==> flow/design.v <==
`timescale 1ns / 1ps
module adder(
    input wire [7:0] in1,
    input wire [7:0] in2,
    input wire sub,  
    output wire [7:0] out
    );
    reg [7:0] tmp;
    wire s0,s1,s2,s3,s4,s5,s6,s7;
    wire co0,co1,co2,co3,co4,co5,co6,co7;
    fa f0(in1[0],in2[0],1'b0,s0,co0);
    fa f1(in1[1],in2[1],co0,s1,co1);
    fa f2(in1[2],in2[2],co1,s2,co2);
    fa f3(in1[3],in2[3],co2,s3,co3);
    fa f4(in1[4],in2[4],co3,s4,co4);
    fa f5(in1[5],in2[5],co4,s5,co5);
    fa f6(in1[6],in2[6],co5,s6,co6);
    fa f7(in1[7],in2[7],co6,s7,co7);  
    assign out = {s7,s6,s5,s4,s3,s2,s1,s0} + sub;
endmodule 
module fa( input A,
       input B,
       input CIN,
       output S,
       output COUT
       );
       assign S = A^B^CIN;
       assign COUT = (A&B) | (CIN&A) | (CIN&B);
endmodule
`timescale 1ns / 1ps
module multiplier(
    input wire [7:0] in1,
    input wire [7:0] in2,
    output wire [7:0] out 
    );
    wire [8:0] A_out1, A_out2, A_out3, A_out4, A_out5, A_out6, A_out7, A_out8;
    wire [7:0] Q_out1, Q_out2, Q_out3, Q_out4, Q_out5, Q_out6, Q_out7, Q_out8;
    wire q0_1, q0_2, q0_3, q0_4, q0_5, q0_6, q0_7, q0_8; 
    Booth B1 (
        9'h000,in1,in2,1'b0,
        A_out1,Q_out1,q0_1
        );
    Booth B2 (
        A_out1,in1,Q_out1,q0_1,
        A_out2,Q_out2,q0_2
        );
    Booth B3 (
        A_out2,in1,Q_out2,q0_2,
        A_out3,Q_out3,q0_3
        );
    Booth B4 (
        A_out3,in1,Q_out3,q0_3,
        A_out4,Q_out4,q0_4
        );
    Booth B5 (
        A_out4,in1,Q_out4,q0_4,
        A_out5,Q_out5,q0_5
        );
    Booth B6 (
        A_out5,in1,Q_out5,q0_5,
        A_out6,Q_out6,q0_6
        );
    Booth B7 (
        A_out6,in1,Q_out6,q0_6,
        A_out7,Q_out7,q0_7
        );
    Booth B8 (
        A_out7,in1,Q_out7,q0_7,
        A_out8,Q_out8,q0_8
        );
    assign out = A_out8[7:0];  
endmodule
module Booth(
    input [8:0] A_in,
    input [7:0] M,
    input [7:0] Q_in,
    input  q0,
    output reg [8:0] A_out,
    output reg [7:0] Q_out,
    output reg q0_out
    );
    wire [8:0] sum, diff;
    assign sum = A_in + {M[7], M};
    assign diff = A_in - {M[7], M};
    always@(A_in,Q_in,M,q0,sum,diff)
    begin
        case({Q_in[0],q0})
            2'b00,2'b11: {A_out, Q_out, q0_out} = {A_in[8], A_in, Q_in};
            2'b01: {A_out, Q_out, q0_out} = {sum[8], sum, Q_in};
            default: {A_out, Q_out, q0_out} = {diff[8], diff, Q_in};
        endcase
    end
endmodule
`timescale 1ns / 1ps
module register(
    input wire [7:0] din,
    input wire clk,
    input wire reset,
    input wire ld,
    output reg [7:0] data
    );
    always@(posedge clk or posedge reset)
    begin
        if(reset == 1)
            data <= 0;
        else if(ld == 1)
            data <= din;
    end
endmodule
`timescale 1ns / 1ps
module controller(
    input wire clk,
    input wire reset,
    output reg [3:0] state,
    output reg [9:0] load, mul_en, add1_en, add2_en, mul_read, add1_read, add2_read  
    );
    parameter [3:0] s1 = 4'b0000,
                    s2 = 4'b0001,
                    s3 = 4'b0011,
                    s4 = 4'b0010,
                    s5 = 4'b0110,
                    s6 = 4'b0111,
                    s7 = 4'b1111,
                    s8 = 4'b1110,
                    s9 = 4'b1010,
                    s10 = 4'b1011,
                    s11 = 4'b1001,
                    s12 = 4'b1000;
    reg not_first_flag;  
    always@(posedge clk or posedge reset)
    begin
        if(reset)
            begin
                state <= s1;
                not_first_flag <= 1'b0;
            end
        else
        begin
            if(state == s3)
                not_first_flag <= 1'b1;
            case(state)
                s1: state <= s2;
                s2: state <= s3;
                s3: state <= s4;
                s4: state <= s5;
                s5: state <= s6;
                s6: state <= s7;
                s7: state <= s8;
                s8: state <= s9;
                s9: state <= s10;
                s10: state <= s11;
                s11: state <= s12;
                s12: state <= s1;
                default: state <= s1;
            endcase
        end       
    end
    always@(*)
    begin
        load = 0;
        mul_en = 0;
        add1_en = 0;
        add2_en = 0;
        mul_read = 0;
        add1_read = 0;
        add2_read = 0;
        case(state)
            s1: 
                begin
                    load = 10'b0000000001;
                    if(not_first_flag)
                    begin
                        mul_en = 0; 
                        add1_en = 10'b1000001000; 
                        add2_en = 10'b0001000100; 
                        mul_read = 0; 
                        add1_read = 10'b0000000100;
                        add2_read = 0;
                    end
                end
            s2: 
                begin
                    load = 10'b0000000010;
                    if(not_first_flag)
                    begin
                        mul_en = 0; 
                        add1_en = 0; 
                        add2_en = 10'b0010001000; 
                        mul_read = 0; 
                        add1_read = 10'b0000001000;
                        add2_read = 0;
                    end
                end
            s3:
                begin
                    load = 10'b0000000100; 
                    mul_en = 0; 
                    add1_en = 0; 
                    add2_en = 0; 
                    mul_read = 0; 
                    add1_read = 0;
                    add2_read = 0;
                end
            s4:
                begin
                    load = 10'b0000001000;
                    mul_en = 0;
                    add1_en = 0; 
                    add2_en = 0; 
                    mul_read = 0;
                    add1_read = 0;
                    add2_read = 0;
                end
            s5:
                begin
                    load = 10'b0000010000;
                    mul_en = 0;
                    add1_en = 0; 
                    add2_en = 0; 
                    mul_read = 0;
                    add1_read = 0;
                    add2_read = 0;
                end
            s6:
                begin
                    load = 10'b0000100000;
                    mul_en = 10'b0000010001;  
                    add1_en = 0; 
                    add2_en = 0; 
                    mul_read = 0;
                    add1_read = 0;
                    add2_read = 0;
                end
            s7:
                begin
                    load = 10'b0001000000;
                    mul_en = 10'b0000100010;  
                    add1_en = 0; 
                    add2_en = 0; 
                    mul_read = 10'b0000000001;  
                    add1_read = 0;
                    add2_read = 0;
                end
            s8:
                begin
                    load = 10'b0010000000;  
                    mul_en = 10'b0001000100;  
                    add1_en = 0; 
                    add2_en = 0; 
                    mul_read = 10'b0000000010;  
                    add1_read = 0;
                    add2_read = 0;
                end
            s9:
                begin
                    load = 10'b0100000000;  
                    mul_en = 10'b0010001000;  
                    add1_en = 0; 
                    add2_en = 0; 
                    mul_read = 10'b0000000100;  
                    add1_read = 0;
                    add2_read = 0;
                end
            s10:
                begin
                    load = 10'b1000000000;  
                    mul_en = 0; 
                    add1_en = 10'b0100000001; 
                    add2_en = 0; 
                    mul_read = 10'b0000001000;  
                    add1_read = 0;
                    add2_read = 0;
                end
            s11:
                begin
                    load = 10'b0100000000;  
                    mul_en = 0; 
                    add1_en = 10'b1000000010; 
                    add2_en = 10'b0000010001; 
                    mul_read = 0; 
                    add1_read = 10'b0000000001;
                    add2_read = 0;
                end
            s12:
                begin
                    load = 10'b1000000000;  
                    mul_en = 0; 
                    add1_en = 10'b0100000100; 
                    add2_en = 10'b0000100010; 
                    mul_read = 0; 
                    add1_read = 10'b0000000010;
                    add2_read = 0;
                end
            default: 
                load = 0;
        endcase
    end
endmodule
`timescale 1ns / 1ps
module datapath(
    input wire clk,
    input wire reset,
    input wire [3:0] state,
    input wire [7:0] next_in,
    input wire [9:0] load, mul_en, add1_en, add2_en, mul_read, add1_read, add2_read,  
    output wire [7:0] r1,r2,r3,r4,r5,r6,r7,r8,r9,r10,  
    output reg [7:0] f
    );
    parameter [3:0] s1 = 4'b0000,
                    s2 = 4'b0001,
                    s3 = 4'b0011,
                    s4 = 4'b0010,
                    s5 = 4'b0110,
                    s6 = 4'b0111,
                    s7 = 4'b1111,
                    s8 = 4'b1110,
                    s9 = 4'b1010,
                    s10 = 4'b1011,
                    s11 = 4'b1001,
                    s12 = 4'b1000;
    wire [7:0] sum1,sum2,prod;  
    reg [7:0] add11,add12,add21,add22,mul1,mul2;
    reg not_first_flag;  
    adder A1(add11,add12,1'b0,sum1);  
    adder A2(add21,~add22,1'b1,sum2);  
    multiplier M1(mul1,mul2,prod);
    register reg1((load[0]) ? next_in : (mul_read[0]) ? prod : (add1_read[0]) ? sum1 : (add2_read[0]) ? sum2 : 8'b0,
        clk,reset,
        load[0] || mul_read[0] || add1_read[0] || add2_read[0],
        r1);
    register reg2((load[1]) ? next_in : (mul_read[1]) ? prod : (add1_read[1]) ? sum1 : (add2_read[1]) ? sum2 : 8'b0,
        clk,reset,
        load[1] || mul_read[1] || add1_read[1] || add2_read[1],
        r2);
    register reg3((load[2]) ? next_in : (mul_read[2]) ? prod : (add1_read[2]) ? sum1 : (add2_read[2]) ? sum2 : 8'b0,
        clk,reset,
        load[2] || mul_read[2] || add1_read[2] || add2_read[2],
        r3);
    register reg4((load[3]) ? next_in : (mul_read[3]) ? prod : (add1_read[3]) ? sum1 : (add2_read[3]) ? sum2 : 8'b0,
        clk,reset,
        load[3] || mul_read[3] || add1_read[3] || add2_read[3],
        r4);
    register reg5((load[4]) ? next_in : (mul_read[4]) ? prod : (add1_read[4]) ? sum1 : (add2_read[4]) ? sum2 : 8'b0,
        clk,reset,
        load[4] || mul_read[4] || add1_read[4] || add2_read[4],
        r5);
    register reg6((load[5]) ? next_in : (mul_read[5]) ? prod : (add1_read[5]) ? sum1 : (add2_read[5]) ? sum2 : 8'b0,
        clk,reset,
        load[5] || mul_read[5] || add1_read[5] || add2_read[5],
        r6);
    register reg7((load[6]) ? next_in : (mul_read[6]) ? prod : (add1_read[6]) ? sum1 : (add2_read[6]) ? sum2 : 8'b0,
        clk,reset,
        load[6] || mul_read[6] || add1_read[6] || add2_read[6],
        r7);
    register reg8((load[7]) ? next_in : (mul_read[7]) ? prod : (add1_read[7]) ? sum1 : (add2_read[7]) ? sum2 : 8'b0,
        clk,reset,
        load[7] || mul_read[7] || add1_read[7] || add2_read[7],
        r8);
    register reg9((load[8]) ? next_in : (mul_read[8]) ? prod : (add1_read[8]) ? sum1 : (add2_read[8]) ? sum2 : 8'b0,
        clk,reset,
        load[8] || mul_read[8] || add1_read[8] || add2_read[8],
        r9);
    register reg10((load[9]) ? next_in : (mul_read[9]) ? prod : (add1_read[9]) ? sum1 : (add2_read[9]) ? sum2 : 8'b0,
        clk,reset,
        load[9] || mul_read[9] || add1_read[9] || add2_read[9],
        r10);
    always@(posedge clk or posedge reset)
    begin
        if(reset)
        begin
            f <= 0;     
            not_first_flag <= 1'b0;
        end
        else
        begin
            case(state)
                s1, s2, s3:
                    if(not_first_flag)
                        f <= sum2;
                s4:
                    not_first_flag <= 1'b1;
                s12:
                    f <= sum2;
                default: ;
            endcase
        end
    end
    always@(posedge clk)
    begin
        case(state)
            s1:
                begin
                    if(not_first_flag)
                    begin
                        add11 <= r4;
                        add12 <= r10;
                        add21 <= sum1;
                        add22 <= r7;
                    end
                end
            s2:
                begin
                    if(not_first_flag)
                    begin
                        add21 <= sum1;
                        add22 <= r8;
                    end
                end
            s6:  
                begin
                    mul1 <= r1;
                    mul2 <= r5;
                end
            s7:  
                begin
                    mul1 <= r2;
                    mul2 <= r6;
                end
            s8:  
                begin
                    mul1 <= r3;
                    mul2 <= r7;
                end
            s9:  
                begin
                    mul1 <= r4;
                    mul2 <= r8;
                end
            s10:  
                begin
                    add11 <= r1;
                    add12 <= r9;
                end
            s11:  
                begin
                    add11 <= r2;
                    add12 <= r10;
                    add21 <= sum1;
                    add22 <= r5;
                end
            s12:  
                begin
                    add11 <= r3;
                    add12 <= r9;
                    add21 <= sum1;
                    add22 <= r6;
                end
            default: ;
        endcase
    end
endmodule
`timescale 1ns / 1ps
module top(
    input wire clk,
    input wire reset,
    input wire [7:0] next_in,
    output wire [7:0] f
    );
    wire [7:0] r1,r2,r3,r4,r5,r6,r7,r8,r9,r10;  
    wire [9:0] load, mul_en, add1_en, add2_en, mul_read, add1_read, add2_read;
    wire [3:0] state;
    controller C1(
        clk,
        reset,
        state,
        load, mul_en, add1_en, add2_en, mul_read, add1_read, add2_read  
    );
    datapath DP1(
        clk,
        reset,
        state,
        next_in,
        load, mul_en, add1_en, add2_en, mul_read, add1_read, add2_read,  
        r1,r2,r3,r4,r5,r6,r7,r8,r9,r10,  
        f
    );
endmodule
## From RTL to reports: top

The steps from the RTL of top to its reports follow in flow order.
Line numbers count from 1 in the design file above.
Operators carry their Yosys type and port widths (W data, S select, Z words).
Cell names lack the library's common part.
Not given: n/a

- Design top: top
- Clock: clk
- Standard-cell library: sky130hd
- Library corner: tt_025C_1v80

## Word level

Yosys after proc, flatten, opt, wreduce and memory -nomap, before mapping. Memory bits, and registers merged into a memory's read port (data or address), are not among the register bits. Print and check cells are not counted. Equal cells are merged and count once.
Memory sizes are those after Yosys's memory passes, which may raise the word count (mostly to a power of two), join words into wider ones and drop unused or constant bits.

- Register bits: 138
- Bits in read-only memories: 64
- Clocked read ports x word width: 4
- Memory cells: 1
- Bits of input ports: 10
- Output and inout bits: 8
- Word-level cells: 266

Memory list:

| name | depth | bits a word | rd ports | write ports | RTL line | text |
|---|---|---|---|---|---|---|
| (no name shown) | 16 | 4 | 1 | 0 | 141 | `case(state)` |

- $add $sub $neg: 16
- Equality and inequality tests: 29
- Multiplexer cells: 56
- Bitwise gates (word level): 93
- Reduce/logical cells: 52

Operator list:

| kind | count |
|---|---|
| $mux W8 | 36 |
| $pmux W18 S2 | 6 |
| $pmux W8 S4 | 4 |
| $pmux W10 S10 | 1 |
| $add A9 B9 Y9 | 7 |
| $sub A9 B9 Y9 | 7 |
| $pmux W10 S4 | 1 |
| $and A1 B1 Y1 | 38 |
| $pmux W17 S2 | 1 |
| $pmux W8 S2 | 2 |
| $xor A1 B1 Y1 | 30 |
| $or A1 B1 Y1 | 24 |
| $eq A4 B4 Y1 const B | 6 |
| $pmux W8 S3 | 1 |
| $reduce_or A2 Y1 | 11 |
| $mux W18 | 1 |
| $logic_not A2 Y1 | 8 |
| $pmux W4 S4 | 1 |
| $logic_or A1 B1 Y1 | 14 |
| $eq A2 B1 Y1 const B | 7 |
| $eq A2 B2 Y1 const B | 7 |
| $reduce_bool A4 Y1 | 3 |
| $sub A1 B8 Y9 const A | 1 |
| $ne A2 B1 Y1 const B | 4 |
| $reduce_and A2 Y1 | 4 |
| $eq A4 B2 Y1 const B | 2 |
| $eq A4 B3 Y1 const B | 2 |
| $add A8 B1 Y8 const B | 1 |

Other operator kinds: 10; their cells: 16.

## Logic depth

Yosys ltp: most cells in a row. Word level: on the elaborated netlist, between registers, memories and ports. Mapped: between sequential cells and ports; inverters and the memories' decode and read muxes count.

- Depth in word-level cells: 25
- ABC_AREA: 1
- Mapped depth: 80
- Depth with buffers taken out: 79

## Netlist

Yosys stat after the flow's synthesis: flattened, memories mapped to cells. It holds for the ABC_AREA given above (unset counts as 0); a run with the other value may have another netlist.

Cell types:

| cell | count | area in all (um^2) |
|---|---|---|
| dfrtp_1 | 94 | 2.35E+03 |
| nand2_1 | 523 | 1.96E+03 |
| edfxtp_1 | 48 | 1.44E+03 |
| ha_1 | 63 | 788.256 |
| nand3_1 | 145 | 725.696 |
| inv_1 | 183 | 686.909 |
| o21ai_0 | 121 | 605.581 |
| a21oi_1 | 82 | 410.394 |
| fa_1 | 19 | 380.365 |
| nor2_1 | 92 | 345.331 |
| nand3_2 | 32 | 320.307 |
| o2111ai_1 | 28 | 245.235 |
| nand2_2 | 36 | 225.216 |
| xnor2_1 | 20 | 175.168 |
| nand4_1 | 25 | 156.4 |
| xor2_1 | 13 | 113.859 |
| clkbuf_1 | 26 | 97.594 |
| o31ai_1 | 10 | 75.072 |

Other cell types: 26; their cells: 97.

- Cells in the netlist: 1657
- Cell area after synthesis: 11802.6 um^2
- Sequential part of the area: 3793.6 um^2
- Flip-flop cells: 142
- Buffer cells: 44

## Worst setup path after synthesis

Source: OpenSTA report_checks on the synthesized netlist (no wires, ideal clock, input and output delay 20% of the period each), path of least setup slack; recovery checks are left aside. Register names are those of the netlist, which keeps one name where synthesis merged equal registers.

- Path type: reg-to-reg
- Start point: register DP1.mul1[0]
- End point: register DP1.reg1.data[7]
- Clock period: 12.0 ns
- Setup time: 0.130 ns
- Launch time at the first pin: 0.000 ns
- Data arrival time: 8.376 ns
- Required time: 11.870 ns
- Setup slack: 3.495 ns
- Path delay: 8.506 ns
- Driving pins on the path: 57
- Buffers on the path: 0
- Period reached after synthesis: 8.505 ns

"path delay" is the arrival time less input delay plus setup time.
"driving pins on the path" counts driving pins, that of a launching flip-flop among them; a cell with two outputs on the path counts twice.
"period reached after synthesis" = period - worst setup slack (recovery checks aside). The figure is calculated, with input and output delays left at 20% of the set period.
Between the ends stands the longest chain of elaborated cells between them, by number of cells; it is not shown to be the way that was timed. Of several equally long chains one is given.
Each line given opens the expression or statement behind the cell; cells for indexed reads and writes are added by Yosys, which also makes memories of some case tables.
At most two assigning lines are given for a register; there are more.

- Cells stage by stage: edfxtp_1 > inv_2 > ha_1 > xor2_1 > nor2_1 > fa_1 > nand2_1 > inv_1 > nand2_2 > nand2_2 > nand2_2 > nand2_4 > xor2_1 > o21ai_0 > inv_1 > ha_1 > a21oi_1 > nand2_2 > [21 not listed] > inv_1 > ha_1 > a21oi_1 > nand2_4 > xor2_1 > o21ai_0 > inv_1 > ha_1 > a21oi_1 > nand2_1 > nand2_1 > nand2_1 > nand2_1 > nand2_1 > nand2_1 > nand2_2 > nand2_1 > nand4_1
- Cells in the longest elaborated chain: 18
- Elaborated cells between the ends (all ways): 25
- RTL lines with such cells: 4
- Those cells by class: 15 x add/sub; 10 x mux

RTL lines, path after synthesis:

| what | RTL line | text |
|---|---|---|
| start: declaration | 322 | `reg [7:0] add11,add12,add21,add22,mul1,mul2;` |
| start: assignment | 411 | `mul1 <= r1;` |
| start: assignment | 416 | `mul1 <= r2;` |
| $sub A1 B8 Y9 | 84 | `assign diff = A_in - {M[7], M};` |
| $mux W18 | 87 | `case({Q_in[0],q0})` |
| $sub A9 B9 Y9 | 84 |  |
| $pmux W18 S2 | 87 |  |
| $sub A9 B9 Y9 | 84 |  |
| $pmux W18 S2 | 87 |  |
| $sub A9 B9 Y9 | 84 |  |
| [3 not listed] | n/a |  |
| $sub A9 B9 Y9 | 84 |  |
| $pmux W18 S2 | 87 |  |
| $sub A9 B9 Y9 | 84 |  |
| $pmux W18 S2 | 87 |  |
| $sub A9 B9 Y9 | 84 |  |
| $pmux W17 S2 | 87 |  |
| $mux W8 x2 | 327 | `register reg1((load[0]) ? next_in : (mul_read[0]) ? prod : (add1_read[0]) ? sum1 : (add2_read[0]) ? sum2 : 8'b ...` |
| end: assignment | 105 | `data <= 0;` |
| end: assignment | 107 | `data <= din;` |
| end: declaration | 100 | `output reg [7:0] data` |

## Worst path after layout

Path of least setup slack in the final report of entry B (OpenROAD, finished layout, wires in). Where an end is a register, its clock arrival counts in the times.

- Path type: reg-to-reg
- Start point: register DP1.mul1[1]
- End point: register DP1.reg4.data[6]
- Clock period: 10.0 ns
- Setup time: 0.13 ns
- Launch time at the first pin: 0.43 ns
- Data arrival time: 8.66 ns
- Required time: 10.29 ns
- Setup slack: 1.64 ns
- Driving pins on the path: 54
- Buffers on the path: 2

Between the ends stands the longest chain of elaborated cells between them, by number of cells; it is not shown to be the way that was timed. Of several equally long chains one is given.
At most two assigning lines are given for a register; there are more.

- Cells stage by stage: edfxtp_1 > buf_6 > inv_4 > ha_4 > xor2_4 > o21ai_2 > ha_4 > nand2_1 > o21a_1 > xnor2_1 > nor2_1 > a21oi_2 > ha_4 > nand3_2 > and2_4 > xor2_2 > o21ai_2 > ha_4 > [18 not listed] > nand2_1 > o21ai_2 > inv_2 > ha_4 > inv_4 > o21ai_2 > or2_4 > a21oi_2 > a21oi_2 > ha_1 > a21oi_2 > nand2_1 > nand4_1 > nand2_1 > nand2_2 > nand3_4 > nand3_2 > o2111ai_2
- Cells in the longest elaborated chain: 18
- Elaborated cells between the ends (all ways): 25
- RTL lines with such cells: 4
- Those cells by class: 15 x add/sub; 10 x mux

RTL lines, path post-layout:

| what | RTL line | text |
|---|---|---|
| start: declaration | 322 | `reg [7:0] add11,add12,add21,add22,mul1,mul2;` |
| start: assignment | 411 | `mul1 <= r1;` |
| start: assignment | 416 | `mul1 <= r2;` |
| $sub A1 B8 Y9 | 84 | `assign diff = A_in - {M[7], M};` |
| $mux W18 | 87 | `case({Q_in[0],q0})` |
| $sub A9 B9 Y9 | 84 |  |
| $pmux W18 S2 | 87 |  |
| $sub A9 B9 Y9 | 84 |  |
| $pmux W18 S2 | 87 |  |
| $sub A9 B9 Y9 | 84 |  |
| [3 not listed] | n/a |  |
| $sub A9 B9 Y9 | 84 |  |
| $pmux W18 S2 | 87 |  |
| $sub A9 B9 Y9 | 84 |  |
| $pmux W18 S2 | 87 |  |
| $sub A9 B9 Y9 | 84 |  |
| $pmux W17 S2 | 87 |  |
| $mux W8 x2 | 339 | `register reg4((load[3]) ? next_in : (mul_read[3]) ? prod : (add1_read[3]) ? sum1 : (add2_read[3]) ? sum2 : 8'b ...` |
| end: assignment | 105 | `data <= 0;` |
| end: assignment | 107 | `data <= din;` |
| end: declaration | 100 | `output reg [7:0] data` |

Data sheet: physical implementation of top

Stored flow runs of top (2 of them; Yosys, OpenROAD, sky130hd). They differ in their settings and are not a sequence. Constraints: input delay and output delay 20% of the set period each, output load 0.01 pF.
"reached clock period" = clock period - worst setup slack. The figure is calculated, with input and output delays left at 20% of the set period.
"time on the worst setup path" is the time allowed to the run's worst setup path (the clock period less input and output delay, where it has them) less its slack. Clock arrival times count: a late capture clock shortens it, a late launch clock lengthens it.
"power": no workload was simulated; the value follows from the tool's default switching activity.

### Entry A

Settings: `ABC_AREA=0`, `CAP_MARGIN=5`, `CELL_PAD_IN_SITES_DETAIL_PLACEMENT=1`, `CELL_PAD_IN_SITES_GLOBAL_PLACEMENT=2`, `CORE_MARGIN=8`, `CORE_UTILIZATION=64`, `CTS_CLUSTER_DIAMETER=86`, `GPL_ROUTABILITY_DRIVEN=0`, `HOLD_SLACK_MARGIN=-0.01`, `MAX_ROUTING_LAYER=met4`, `MIN_ROUTING_LAYER=met2`, `SLEW_MARGIN=10`, `period_ns=10.9`

Did not finish, placement stopped with GPL-0301.

### Entry B

Settings: `ABC_AREA=1`, `CELL_PAD_IN_SITES_DETAIL_PLACEMENT=1`, `CELL_PAD_IN_SITES_GLOBAL_PLACEMENT=1`, `CORE_ASPECT_RATIO=1.2`, `CORE_UTILIZATION=42`, `CTS_CLUSTER_DIAMETER=133`, `CTS_CLUSTER_SIZE=75`, `GPL_ROUTABILITY_DRIVEN=0`, `GPL_TIMING_DRIVEN=0`, `MAX_ROUTING_LAYER=met4`, `SETUP_SLACK_MARGIN=1.59`, `TNS_END_PERCENT=75`, `period_ns=10.0`, `CAP_MARGIN=20`, `CORE_MARGIN=2`, `SLEW_MARGIN=20`

- Yosys chip area after synthesis: 11802.6 um^2
- Die area: 29464.3 um^2
- Standard-cell area of the final layout: 15274.6 um^2
- Utilization after layout: 0.549
- Setup slack of the worst path: 1.635 ns
- Post-route setup TNS: 0.000 ns
- Worst-case hold slack: 0.475 ns
- Power: 1.926 mW
- Reached clock period: 8.365 ns
- Time on the worst setup path: 8.37 ns
- Critical path kind: reg-to-reg
